==> flow/design.v <==
module tpumac
    #(parameter BITS_AB=8,
    parameter BITS_C=16)
    (
    input clk, rst_n, WrEn, en,
    input signed [BITS_AB-1:0] Ain,
    input signed [BITS_AB-1:0] Bin,
    input signed [BITS_C-1:0] Cin,
    output reg signed [BITS_AB-1:0] Aout,
    output reg signed [BITS_AB-1:0] Bout,
    output reg signed [BITS_C-1:0] Cout
    );
    logic signed [BITS_C-1:0] AxB, CPAB;
    always_ff @(posedge clk, negedge rst_n) begin
        if (!rst_n) begin
            Aout <= 0;
            Bout <= 0;
        end else if (en) begin
            Aout <= Ain;
            Bout <= Bin;
        end
    end
    always_ff @(posedge clk, negedge rst_n) begin
        if (!rst_n) begin
            Cout <= 0;
        end else if (WrEn) begin
            Cout <= Cin;
        end else if (en) begin
            Cout <= CPAB;
        end 
    end
    always_comb begin
        AxB = Ain * Bin;
        CPAB = AxB + Cout;
    end
endmodule
module systolic_array
#(
parameter BITS = 8,
parameter DIM = 32
)
(
input clk,rst_n,en,
input [DIM-1:0][BITS-1:0] A,
input [DIM-1:0][BITS-1:0] B,
output [DIM-1:0][DIM-1:0][BITS*2-1:0] Cout
);
logic [DIM-1:0][DIM-1:0][BITS-1:0] MACAin, MACBin, MACAout, MACBout;
logic [DIM-1:0][DIM-1:0][BITS*2-1:0] MACCout;
assign Cout = MACCout;
genvar gi, gj;
generate
    for (gi = 0 ; gi < DIM ; gi++) begin : row
        for (gj = 0 ; gj < DIM ; gj++) begin : col
            tpumac #(.BITS_AB(BITS), .BITS_C(BITS*2)) iDUT (
                .clk(clk), .rst_n(rst_n), .WrEn(1'b0), .en(en),
                .Ain(MACAin[gi][gj]), .Bin(MACBin[gi][gj]), .Cin({(BITS*2){1'b0}}),
                .Aout(MACAout[gi][gj]), .Bout(MACBout[gi][gj]), .Cout(MACCout[gi][gj])
            );
        end
    end
endgenerate
always_comb begin : ABCManager
    for (int i = 0 ; i < DIM ; i++) begin
        MACAin[i][0] = A[i];
        MACBin[0][i] = B[i];
    end
    for (int i = 0 ; i < DIM ; i++) begin
        for (int j = 1 ; j < DIM ; j++) begin
            MACAin[i][j] = MACAout[i][j-1];
        end
    end
    for (int i = 1 ; i < DIM ; i++) begin
        for (int j = 0 ; j < DIM ; j++) begin
            MACBin[i][j] = MACBout[i-1][j]; 
        end
    end
end
endmodule
module layoutA
#(
    parameter BITS = 8,  
    parameter DIM = 32  
)
(
    input [DIM-1:0][DIM-1:0][BITS-1:0] INA,
    input [$clog2(DIM):0] m, n, 
    output logic [DIM-1:0][DIM*2-2:0][BITS-1:0] OUTA
);
always_comb begin : ConnectionsA
    for (int row = 0 ; row < DIM ; row++) begin
        for (int col = 0 ; col < DIM*2-1 ; col++) begin
            if (col >= DIM*2-1-n-row && col <= DIM*2-2-row && row < m) begin
                OUTA[row][col] = INA[row][DIM*2-2-col-row];
            end else begin
                OUTA[row][col] = 0;
            end
        end
    end
end
endmodule
module layoutB
#(
    parameter BITS = 8,  
    parameter DIM = 32  
)
(
    input [DIM-1:0][DIM-1:0][BITS-1:0] INB,
    input [$clog2(DIM):0] n, p, 
    output logic [DIM*2-2:0][DIM-1:0][BITS-1:0] OUTB
);
always_comb begin : ConnectionsB
    for (int row = 0 ; row < DIM ; row++) begin
        for (int col = 0 ; col < DIM*2-1 ; col++) begin
            if (col >= DIM*2-1-n-row && col <= DIM*2-2-row && row < p) begin
                OUTB[col][row] = INB[DIM*2-2-col-row][row];
            end else begin
                OUTB[col][row] = 0;
            end
        end
    end
end
endmodule
module MATMUL 
#(
    parameter BITS = 8,  
    parameter DIM = 32  
)
(
    input clk, rst_n, en,
    input [$clog2(DIM):0] m, n, p,
    input [DIM-1:0][DIM-1:0][BITS-1:0] matrixDataA,
    input [DIM-1:0][DIM-1:0][BITS-1:0] matrixDataB,
    output logic [DIM-1:0][DIM-1:0][BITS-1:0] dataOut,
    output logic done
);
logic [$clog2(DIM*4):0] count;
logic [DIM-1:0][BITS-1:0] Ain, Bin;
logic [DIM-1:0][DIM-1:0][BITS*2-1:0] Cout;
logic [DIM-1:0][DIM*2-2:0][BITS-1:0] OUTA;
logic [DIM*2-2:0][DIM-1:0][BITS-1:0] OUTB;
layoutA #(.BITS(BITS), .DIM(DIM))
LayoutADUT (.INA(matrixDataA),.m(m),.n(n),.OUTA(OUTA));
layoutB #(.BITS(BITS), .DIM(DIM))
LayoutBDUT (.INB(matrixDataB),.n(n),.p(p),.OUTB(OUTB));
systolic_array #(.BITS(BITS), .DIM(DIM))
SysArrayDUT (.clk(clk), .rst_n(rst_n), .en(en), .A(Ain), .B(Bin), .Cout(Cout));
always @(posedge clk, negedge rst_n) begin
    if (!rst_n) begin
        count <= 0;
    end else if (done) begin
        count <= 0;
    end else if (en == 1) begin
        count <= count + 1;
    end
end
always_comb begin : DataFeeder
    for (int i = 0 ; i < DIM ; i++) begin
        if (count <= DIM*2-2) begin
            Ain[i] = OUTA[i][DIM*2-2-count];
            Bin[i] = OUTB[DIM*2-2-count][i];
        end else begin
            Ain[i] = 0;
            Bin[i] = 0;
        end
    end
    for (int i = 0 ; i < DIM ; i++) begin
        for (int j = 0 ; j < DIM ; j++) begin
            dataOut[i][j] = Cout[i][j] >> BITS;  
        end
    end
end
always_comb begin : howdone
    done = count == m+n+p-2 ? 1 : 0;
end
endmodule
module matmul_top
#(
    parameter BITS = 8,
    parameter DIM = 4
)
(
    input clk, rst_n, en,
    input [$clog2(DIM):0] m, n, p,
    input [DIM*DIM*BITS-1:0] mat_a,
    input [DIM*DIM*BITS-1:0] mat_b,
    output [DIM*DIM*BITS-1:0] mat_c,
    output done
);
MATMUL #(.BITS(BITS), .DIM(DIM)) u_matmul (
    .clk(clk), .rst_n(rst_n), .en(en),
    .m(m), .n(n), .p(p),
    .matrixDataA(mat_a), .matrixDataB(mat_b),
    .dataOut(mat_c), .done(done)
);
endmodule
--- tool output ---
* Reports on matmul_top
Module matmul_top before and after one edit of its RTL, step after step.
Lines under "original" count in the file above, lines under "edited" in the edited file.
"difference": "edited" minus "original" as printed here. "relative change": 100 x difference / "original".
A cell with n/a has no value.
- Top :: matmul_top
- Clock port :: clk
- Library :: sky130hd
- Timing corner :: tt_025C_1v80

* The edit
The edit as a unified diff against the file above.
A script made this edit. It changes what the design does and was not meant as an optimisation.
#+begin_src diff
@@ -172,5 +172,5 @@
 end
 always_comb begin : howdone
-    done = count == m+n+p-2 ? 1 : 0;
+    done = count < m+n+p-2 ? 1 : 0;
 end
 endmodule
#+end_src

* Word level
Counts by Yosys on the flattened word-level netlist (proc, flatten, opt, wreduce; memories kept). Register bits leave out memories and registers merged into their read ports (data or address). Print and check cells are left out. Cells with the same type and inputs are merged into one.
** Word-level totals
- elaborated cells :: original 228, edited 228, difference 0, relative change 0.00%
- input bits :: original 268, edited 268, difference 0, relative change 0.00%
- register bits after elaboration :: original 453, edited 453, difference 0, relative change 0.00%
- output and inout bits :: original 129, edited 129, difference 0, relative change 0.00%
** Cells by class
- eq/ne operators :: original 1, edited 0, difference -1, relative change -100.00%
- shift operators :: original 8, edited 8, difference 0, relative change 0.00%
- mux-type cells :: original 55, edited 55, difference 0, relative change 0.00%
- $mul :: original 16, edited 16, difference 0, relative change 0.00%
- reductions and logical operators :: original 45, edited 45, difference 0, relative change 0.00%
- magnitude comparators :: original 31, edited 32, difference +1, relative change +3.23%
- add/sub/neg operators :: original 31, edited 31, difference 0, relative change 0.00%
** Operators with widths
- == test 5 x 32 -> 1 bit :: original 1, edited 0, difference -1, relative change -100.00%
- < comparator 5 x 32 -> 1 bit :: original 0, edited 1, difference +1
- 2-to-1 mux 8 bit :: original 52, edited 52, difference 0, relative change 0.00%
- logical AND 1 bit :: original 44, edited 44, difference 0, relative change 0.00%
- adder 16 bit :: original 16, edited 16, difference 0, relative change 0.00%
- multiplier 8 x 8 -> 16 bit :: original 16, edited 16, difference 0, relative change 0.00%
- greater-or-equal comparator 1 x 32 -> 1 bit (first input constant) :: original 8, edited 8, difference 0, relative change 0.00%
- greater-or-equal comparator 2 x 32 -> 1 bit (first input constant) :: original 8, edited 8, difference 0, relative change 0.00%
- greater-or-equal comparator 3 x 32 -> 1 bit (first input constant) :: original 6, edited 6, difference 0, relative change 0.00%
- indexed select 224 x 32 -> 8 bit :: original 6, edited 6, difference 0, relative change 0.00%
- < comparator 1 x 3 -> 1 bit (first input constant) :: original 4, edited 4, difference 0, relative change 0.00%
- < comparator 2 x 3 -> 1 bit (first input constant) :: original 4, edited 4, difference 0, relative change 0.00%
- adder 32 x 5 -> 32 bit (second input constant) :: original 2, edited 2, difference 0, relative change 0.00%
- 2-to-1 mux 5 bit :: original 2, edited 2, difference 0, relative change 0.00%
- subtractor 32 x 2 -> 32 bit (second input constant) :: original 2, edited 2, difference 0, relative change 0.00%
- adder 11 x 5 -> 12 bit (second input constant) :: original 1, edited 1, difference 0, relative change 0.00%
- adder 3 x 3 -> 4 bit :: original 1, edited 1, difference 0, relative change 0.00%
- adder 4 x 3 -> 5 bit :: original 1, edited 1, difference 0, relative change 0.00%
- adder 5 x 1 -> 5 bit (second input constant) :: original 1, edited 1, difference 0, relative change 0.00%
- adder 7 x 32 -> 32 bit (first input constant) :: original 1, edited 1, difference 0, relative change 0.00%
- adder 7 x 9 -> 10 bit (first input constant) :: original 1, edited 1, difference 0, relative change 0.00%
- adder 8 x 32 -> 32 bit (first input constant) :: original 1, edited 1, difference 0, relative change 0.00%
- <= comparator 5 x 3 -> 1 bit (second input constant) :: original 1, edited 1, difference 0, relative change 0.00%
- 2-to-1 mux 1 bit :: original 1, edited 1, difference 0, relative change 0.00%
- nonzero test 2 bit :: original 1, edited 1, difference 0, relative change 0.00%
- indexed select 224 x 11 -> 8 bit :: original 1, edited 1, difference 0, relative change 0.00%
- indexed select 224 x 9 -> 8 bit :: original 1, edited 1, difference 0, relative change 0.00%
- subtractor 3 x 3 -> 4 bit (first input constant) :: original 1, edited 1, difference 0, relative change 0.00%
The list need not be complete.

* Depth
Depth = most cells in a row (Yosys ltp): at word level without a register or memory, in the mapped netlist without a sequential cell, where the memories' decode and read muxes count.
** Depth
- depth in word-level cells :: original 9, edited 9, difference 0, relative change 0.00%
- ABC_AREA :: original 0, edited 0
- gate-level depth with buffers :: original 38, edited 39, difference +1, relative change +2.63%
- gate-level depth less buffers :: original 29, edited 29, difference 0, relative change 0.00%

* Synthesis result
The flow's flattened synthesis, as Yosys stat reports it; memories are mapped. The netlist is that of the ABC_AREA named above (0 if unset); the other value can give another one.
** Cell types
- sky130_fd_sc_hd__nand2_1 :: original 687, edited 760, difference +73, relative change +10.63%
- sky130_fd_sc_hd__nand3_1 :: original 171, edited 114, difference -57, relative change -33.33%
- sky130_fd_sc_hd__nor2b_1 :: original 76, edited 38, difference -38, relative change -50.00%
- sky130_fd_sc_hd__clkbuf_1 :: original 263, edited 233, difference -30, relative change -11.41%
- sky130_fd_sc_hd__nand4_1 :: original 34, edited 62, difference +28, relative change +82.35%
- sky130_fd_sc_hd__and3_1 :: original 85, edited 62, difference -23, relative change -27.06%
- sky130_fd_sc_hd__a32oi_1 :: original 41, edited 23, difference -18, relative change -43.90%
- sky130_fd_sc_hd__xnor2_1 :: original 265, edited 251, difference -14, relative change -5.28%
- sky130_fd_sc_hd__o22ai_1 :: original 15, edited 28, difference +13, relative change +86.67%
- sky130_fd_sc_hd__inv_1 :: original 1373, edited 1385, difference +12, relative change +0.87%
- sky130_fd_sc_hd__o31ai_1 :: original 22, edited 10, difference -12, relative change -54.55%
- sky130_fd_sc_hd__a21oi_1 :: original 253, edited 242, difference -11, relative change -4.35%
- sky130_fd_sc_hd__a21o_1 :: original 54, edited 65, difference +11, relative change +20.37%
- sky130_fd_sc_hd__a21boi_0 :: original 12, edited 1, difference -11, relative change -91.67%
- sky130_fd_sc_hd__o21ai_0 :: original 254, edited 264, difference +10, relative change +3.94%
- sky130_fd_sc_hd__mux2_2 :: original 238, edited 248, difference +10, relative change +4.20%
- sky130_fd_sc_hd__nor3_1 :: original 91, edited 100, difference +9, relative change +9.89%
- sky130_fd_sc_hd__a211oi_1 :: original 47, edited 38, difference -9, relative change -19.15%
The list need not be complete.
** Mapped netlist
- buffers :: original 503, edited 473, difference -30, relative change -5.96%
- area of sequential cells (µm²) :: original 11335.9, edited 11335.9, difference 0.0, relative change 0.00%
- mapped cells :: original 7896, edited 7797, difference -99, relative change -1.25%
- flip-flop cells :: original 453, edited 453, difference 0, relative change 0.00%
- mapped area (µm²) :: original 74116.1, edited 73242.7, difference -873.4, relative change -1.18%
The figures by module come from a second, unflattened synthesis with its own total; it is not the netlist above.
** Second synthesis, totals
- cell total of the unflattened synthesis :: original 8013, edited 7963, difference -50, relative change -0.62%
- area (unflattened synthesis) (µm²) :: original 80425.9, edited 80544.7, difference +118.8, relative change +0.15%
Each row is one instance without its submodules.
** Modules, original
- tpumac :: sequential area 800.8 µm², area 4197.8 µm², times used 16, cells 404
- MATMUL :: sequential area 125.1 µm², area 9305.2 µm², times used 1, cells 977
- layoutB :: sequential area 0.0 µm², area 1978.1 µm², times used 1, cells 281
- layoutA :: sequential area 0.0 µm², area 1974.4 µm², times used 1, cells 290
- systolic_array :: sequential area 0.0 µm², area 3.8 µm², times used 1, cells 1
- matmul_top :: sequential area 0.0 µm², area 0.0 µm², times used 1, cells 0
** Modules, edited
- tpumac :: sequential area 800.8 µm², area 4197.8 µm², times used 16, cells 404
- MATMUL :: sequential area 125.1 µm², area 9424.0 µm², times used 1, cells 927
- layoutB :: sequential area 0.0 µm², area 1978.1 µm², times used 1, cells 281
- layoutA :: sequential area 0.0 µm², area 1974.4 µm², times used 1, cells 290
- systolic_array :: sequential area 0.0 µm², area 3.8 µm², times used 1, cells 1
- matmul_top :: sequential area 0.0 µm², area 0.0 µm², times used 1, cells 0

* Path before layout
Source: OpenSTA report_checks on the synthesized netlist (no wires, ideal clock, input and output delay 20% of the period each), path of least setup slack; recovery checks are left aside. Register names are those of the netlist, which keeps one name where synthesis merged equal registers.
** Path after synthesis
- path type :: original input to register, edited register to register
- start :: original input port n[2], edited register u_matmul.count[0]
- end :: original register u_matmul.SysArrayDUT.row[0].col[0].iDUT.Cout[12], edited register u_matmul.SysArrayDUT.row[1].col[0].iDUT.Cout[15]
- input delay (ns) :: original 2.200
- required time (ns) :: original 10.905, edited 10.875, difference -0.030, relative change -0.28%
- arrival time (ns) :: original 9.940, edited 8.997, difference -0.943, relative change -9.49%
- setup time (ns) :: original 0.095, edited 0.125, difference +0.030
- slack (ns) :: original 0.965, edited 1.878, difference +0.913
- time at the first pin (ns) :: original 2.200, edited 0.000, difference -2.200, relative change -100.00%
- period (ns) :: original 11.0, edited 11.0, difference 0.0, relative change 0.00%
- path delay (ns) :: original 7.835, edited 9.122, difference +1.287, relative change +16.43%
- buffers on the path :: original 4, edited 8, difference +4, relative change +100.00%
- driving pins on the path :: original 28, edited 33, difference +5, relative change +17.86%
- synthesis period reached (ns) :: original 10.035, edited 9.122, difference -0.913, relative change -9.10%
"path delay" is the arrival time less input delay plus setup time.
"driving pins on the path" counts driving pins, that of a launching flip-flop among them; a cell with two outputs on the path counts twice.
"synthesis period reached" is the clock period less the worst setup slack; recovery checks do not enter. This is arithmetic on one report: input and output delays are still those of the set period (20% each).
Between the ends stands the longest chain of elaborated cells between them, by number of cells; it is not shown to be the way that was timed. Of several equally long chains one is given.
A line is the first line of the expression or statement that the cell stems from. Yosys adds cells for indexed reads and writes and turns some case tables into memories.
At most two assigning lines are given for a register; there are more.
On the way, after synthesis, original:
- Path through :: sky130_fd_sc_hd__buf_2 -> sky130_fd_sc_hd__buf_2 -> sky130_fd_sc_hd__buf_2 -> sky130_fd_sc_hd__buf_1 -> sky130_fd_sc_hd__inv_1 -> sky130_fd_sc_hd__ha_1 -> sky130_fd_sc_hd__nand3b_1 -> sky130_fd_sc_hd__or4b_2 -> sky130_fd_sc_hd__a21oi_1 -> sky130_fd_sc_hd__o21a_1 -> sky130_fd_sc_hd__a2111oi_4 -> sky130_fd_sc_hd__nor4_1 -> sky130_fd_sc_hd__inv_1 -> sky130_fd_sc_hd__fa_1 -> sky130_fd_sc_hd__fa_1 -> sky130_fd_sc_hd__inv_1 -> sky130_fd_sc_hd__fa_1 -> sky130_fd_sc_hd__fa_1 -> sky130_fd_sc_hd__inv_1 -> sky130_fd_sc_hd__fa_1 -> sky130_fd_sc_hd__inv_1 -> sky130_fd_sc_hd__ha_1 -> sky130_fd_sc_hd__o21ai_0 -> sky130_fd_sc_hd__a21boi_0 -> sky130_fd_sc_hd__o311a_1 -> sky130_fd_sc_hd__o21a_1 -> sky130_fd_sc_hd__o21a_1 -> sky130_fd_sc_hd__o31ai_1
** Ends and longest elaborated chain, after synthesis, original
- start: declaration :: RTL line 184 : input [$clog2(DIM):0] m, n, p,
- end: assignment :: RTL line 25 : Cout <= 0;
- end: assignment :: RTL line 27 : Cout <= Cin;
- end: declaration :: RTL line 11 : output reg signed [BITS_C-1:0] Cout
original: No chain of elaborated cells between the ends is given.
On the way, after synthesis, edited:
- Path through :: sky130_fd_sc_hd__dfrtp_1 -> sky130_fd_sc_hd__buf_4 -> sky130_fd_sc_hd__inv_2 -> sky130_fd_sc_hd__buf_2 -> sky130_fd_sc_hd__clkbuf_1 -> sky130_fd_sc_hd__clkbuf_1 -> sky130_fd_sc_hd__ha_1 -> sky130_fd_sc_hd__buf_2 -> sky130_fd_sc_hd__inv_1 -> sky130_fd_sc_hd__buf_2 -> sky130_fd_sc_hd__clkbuf_1 -> sky130_fd_sc_hd__clkbuf_1 -> sky130_fd_sc_hd__ha_1 -> sky130_fd_sc_hd__a21bo_2 -> sky130_fd_sc_hd__a21oi_1 -> sky130_fd_sc_hd__nor3_1 -> sky130_fd_sc_hd__o21ai_0 -> sky130_fd_sc_hd__a2bb2oi_1 -> sky130_fd_sc_hd__o2111ai_2 -> sky130_fd_sc_hd__a21oi_1 -> sky130_fd_sc_hd__fa_1 -> sky130_fd_sc_hd__inv_1 -> sky130_fd_sc_hd__fa_1 -> sky130_fd_sc_hd__inv_1 -> sky130_fd_sc_hd__fa_1 -> sky130_fd_sc_hd__fa_1 -> sky130_fd_sc_hd__ha_1 -> sky130_fd_sc_hd__ha_1 -> sky130_fd_sc_hd__o41a_1 -> sky130_fd_sc_hd__a41o_1 -> sky130_fd_sc_hd__o41ai_1 -> sky130_fd_sc_hd__xnor2_1 -> sky130_fd_sc_hd__mux2_2
- Cells in the longest elaborated chain :: 6
- Elaborated cells on any way between the ends :: 7
- Those cells by class :: add/sub (3); mul (1); compare (1); shift (1); mux (1)
** Ends and longest elaborated chain, after synthesis, edited
- start: declaration :: RTL line 137 : logic [$clog2(DIM*4):0] count;
- start: assignment :: RTL line 150 : count <= 0;
- start: assignment :: RTL line 154 : count <= count + 1;
- subtractor 3 x 5 -> 6 bit :: RTL line 160 : Ain[i] = OUTA[i][DIM*2-2-count];
- adder 7 x 9 -> 10 bit :: RTL line 160
- indexed select 224 x 32 -> 8 bit :: RTL line 160
- 2-to-1 mux 8 bit :: RTL line 159 : if (count <= DIM*2-2) begin
- multiplier 8 x 8 -> 16 bit :: RTL line 33 : AxB = Ain * Bin;
- adder 16 bit :: RTL line 34 : CPAB = AxB + Cout;
- end: assignment :: RTL line 27 : Cout <= Cin;
- end: assignment :: RTL line 29 : Cout <= CPAB;
- end: declaration :: RTL line 11 : output reg signed [BITS_C-1:0] Cout

* Timing after layout
From the final timing report of each run of pair 1: the path of least setup slack in the routed layout; clock arrival at registers is part of the times.
** Path post-layout
- path type :: original input to register, edited input to register
- start :: original input port n[1], edited input port n[1]
- end :: original register u_matmul.SysArrayDUT.row[3].col[0].iDUT.Cout[15], edited register u_matmul.SysArrayDUT.row[1].col[0].iDUT.Cout[15]
- slack (ns) :: original 0.56, edited 0.69, difference +0.13
- period (ns) :: original 10.1, edited 10.1, difference 0.0, relative change 0.00%
- time at the first pin (ns) :: original 2.02, edited 2.02, difference 0.00, relative change 0.00%
- arrival time (ns) :: original 10.06, edited 9.98, difference -0.08, relative change -0.80%
- required time (ns) :: original 10.62, edited 10.67, difference +0.05, relative change +0.47%
- input delay (ns) :: original 2.02, edited 2.02, difference 0.00, relative change 0.00%
- driving pins on the path :: original 28, edited 29, difference +1, relative change +3.57%
- setup time (ns) :: original 0.15, edited 0.11, difference -0.04
- buffers on the path :: original 5, edited 2, difference -3, relative change -60.00%
Between the ends stands the longest chain of elaborated cells between them, by number of cells; it is not shown to be the way that was timed. Of several equally long chains one is given.
At most two assigning lines are given for a register; there are more.
On the way, post-layout, original:
- Path through :: sky130_fd_sc_hd__clkdlybuf4s50_1 -> sky130_fd_sc_hd__inv_1 -> sky130_fd_sc_hd__ha_1 -> sky130_fd_sc_hd__buf_4 -> sky130_fd_sc_hd__nand2b_1 -> sky130_fd_sc_hd__nor4_1 -> sky130_fd_sc_hd__buf_4 -> sky130_fd_sc_hd__a221oi_1 -> sky130_fd_sc_hd__o32ai_1 -> sky130_fd_sc_hd__buf_4 -> sky130_fd_sc_hd__a221o_1 -> sky130_fd_sc_hd__buf_4 -> sky130_fd_sc_hd__and3_1 -> sky130_fd_sc_hd__fa_1 -> sky130_fd_sc_hd__inv_1 -> sky130_fd_sc_hd__fa_1 -> sky130_fd_sc_hd__inv_1 -> sky130_fd_sc_hd__fa_1 -> sky130_fd_sc_hd__fa_1 -> sky130_fd_sc_hd__ha_1 -> sky130_fd_sc_hd__ha_1 -> sky130_fd_sc_hd__nor3_1 -> sky130_fd_sc_hd__o211ai_1 -> sky130_fd_sc_hd__a311oi_1 -> sky130_fd_sc_hd__o21bai_1 -> sky130_fd_sc_hd__a21oi_1 -> sky130_fd_sc_hd__xnor2_1 -> sky130_fd_sc_hd__a21oi_1
- Cells in the longest elaborated chain :: 9
- Elaborated cells on any way between the ends :: 74
- Those cells by class :: add/sub (5); mul (1); compare (22); shift (1); mux (23); reduce/logical (22)
** Ends and longest elaborated chain, post-layout, original
- start: declaration :: RTL line 184 : input [$clog2(DIM):0] m, n, p,
- subtractor 3 x 3 -> 4 bit :: RTL line 93 : if (col >= DIM*2-1-n-row && col <= DIM*2-2-row && row < m) begin
- subtractor 32 x 1 -> 32 bit :: RTL line 93
- greater-or-equal comparator 1 x 32 -> 1 bit :: RTL line 93
- logical AND 1 bit :: RTL line 93
- 2-to-1 mux 8 bit :: RTL line 93
- indexed select 224 x 32 -> 8 bit :: RTL line 160 : Ain[i] = OUTA[i][DIM*2-2-count];
- 2-to-1 mux 8 bit :: RTL line 159 : if (count <= DIM*2-2) begin
- multiplier 8 x 8 -> 16 bit :: RTL line 33 : AxB = Ain * Bin;
- adder 16 bit :: RTL line 34 : CPAB = AxB + Cout;
- end: assignment :: RTL line 27 : Cout <= Cin;
- end: assignment :: RTL line 29 : Cout <= CPAB;
- end: declaration :: RTL line 11 : output reg signed [BITS_C-1:0] Cout
On the way, post-layout, edited:
- Path through :: sky130_fd_sc_hd__clkdlybuf4s50_1 -> sky130_fd_sc_hd__inv_1 -> sky130_fd_sc_hd__ha_1 -> sky130_fd_sc_hd__inv_1 -> sky130_fd_sc_hd__ha_1 -> sky130_fd_sc_hd__nand3b_1 -> sky130_fd_sc_hd__a21o_1 -> sky130_fd_sc_hd__buf_4 -> sky130_fd_sc_hd__a21oi_1 -> sky130_fd_sc_hd__o22ai_1 -> sky130_fd_sc_hd__a221o_1 -> sky130_fd_sc_hd__a221oi_4 -> sky130_fd_sc_hd__nand2_1 -> sky130_fd_sc_hd__fa_1 -> sky130_fd_sc_hd__inv_1 -> sky130_fd_sc_hd__fa_1 -> sky130_fd_sc_hd__inv_1 -> sky130_fd_sc_hd__fa_1 -> sky130_fd_sc_hd__inv_1 -> sky130_fd_sc_hd__fa_1 -> sky130_fd_sc_hd__fa_1 -> sky130_fd_sc_hd__ha_1 -> sky130_fd_sc_hd__nand2_1 -> sky130_fd_sc_hd__o21ai_0 -> sky130_fd_sc_hd__o41a_1 -> sky130_fd_sc_hd__a41o_1 -> sky130_fd_sc_hd__o41ai_1 -> sky130_fd_sc_hd__xnor2_1 -> sky130_fd_sc_hd__mux2_2
** Ends and longest elaborated chain, post-layout, edited
- start: declaration :: RTL line 184 : input [$clog2(DIM):0] m, n, p,
- end: assignment :: RTL line 25 : Cout <= 0;
- end: assignment :: RTL line 27 : Cout <= Cin;
- end: declaration :: RTL line 11 : output reg signed [BITS_C-1:0] Cout
edited: No chain of elaborated cells between the ends is given.

* Flow runs
Both versions went through the flow (Yosys, OpenROAD) with the same settings in each pair. Constraints: input delay and output delay 20% of the set period each, output load 0.01 pF.
Flow settings, pair 1:
- CORE_UTILIZATION :: 40
- PLACE_DENSITY :: 0.6
- period_ns :: 10.1
- CAP_MARGIN :: 20
- CORE_MARGIN :: 2
- SLEW_MARGIN :: 20
** Final reports, pair 1
- mapped cell area after synthesis (µm²) :: original 74116.1, edited 73242.7, difference -873.4, relative change -1.18%
- setup slack of the worst path (ns) :: original 0.563, edited 0.694, difference +0.131
- standard-cell area after routing (µm²) :: original 84010.6, edited 83078.4, difference -932.2, relative change -1.11%
- area of the die (µm²) :: original 188751.0, edited 186546.0, difference -2205.0, relative change -1.17%
Flow settings, pair 2:
- ABC_AREA :: 1
- CAP_MARGIN :: 15
- CELL_PAD_IN_SITES_GLOBAL_PLACEMENT :: 2
- CORE_MARGIN :: 6
- CORE_UTILIZATION :: 46
- CTS_CLUSTER_DIAMETER :: 236
- GPL_TIMING_DRIVEN :: 1
- MAX_ROUTING_LAYER :: met4
- PLACE_DENSITY :: 0.78
- SETUP_SLACK_MARGIN :: -0.72
- period_ns :: 7.24
- SLEW_MARGIN :: 20
** Final reports, pair 2
- mapped cell area after synthesis (µm²) :: original 73137.6, edited 73531.8, difference +394.2, relative change +0.54%
- setup slack of the worst path (ns) :: original -0.308, edited -0.451, difference -0.143
- standard-cell area after routing (µm²) :: original 86277.7, edited 86681.9, difference +404.2, relative change +0.47%
- area of the die (µm²) :: original 168707.0, edited 169592.0, difference +885.0, relative change +0.52%
--- end ---
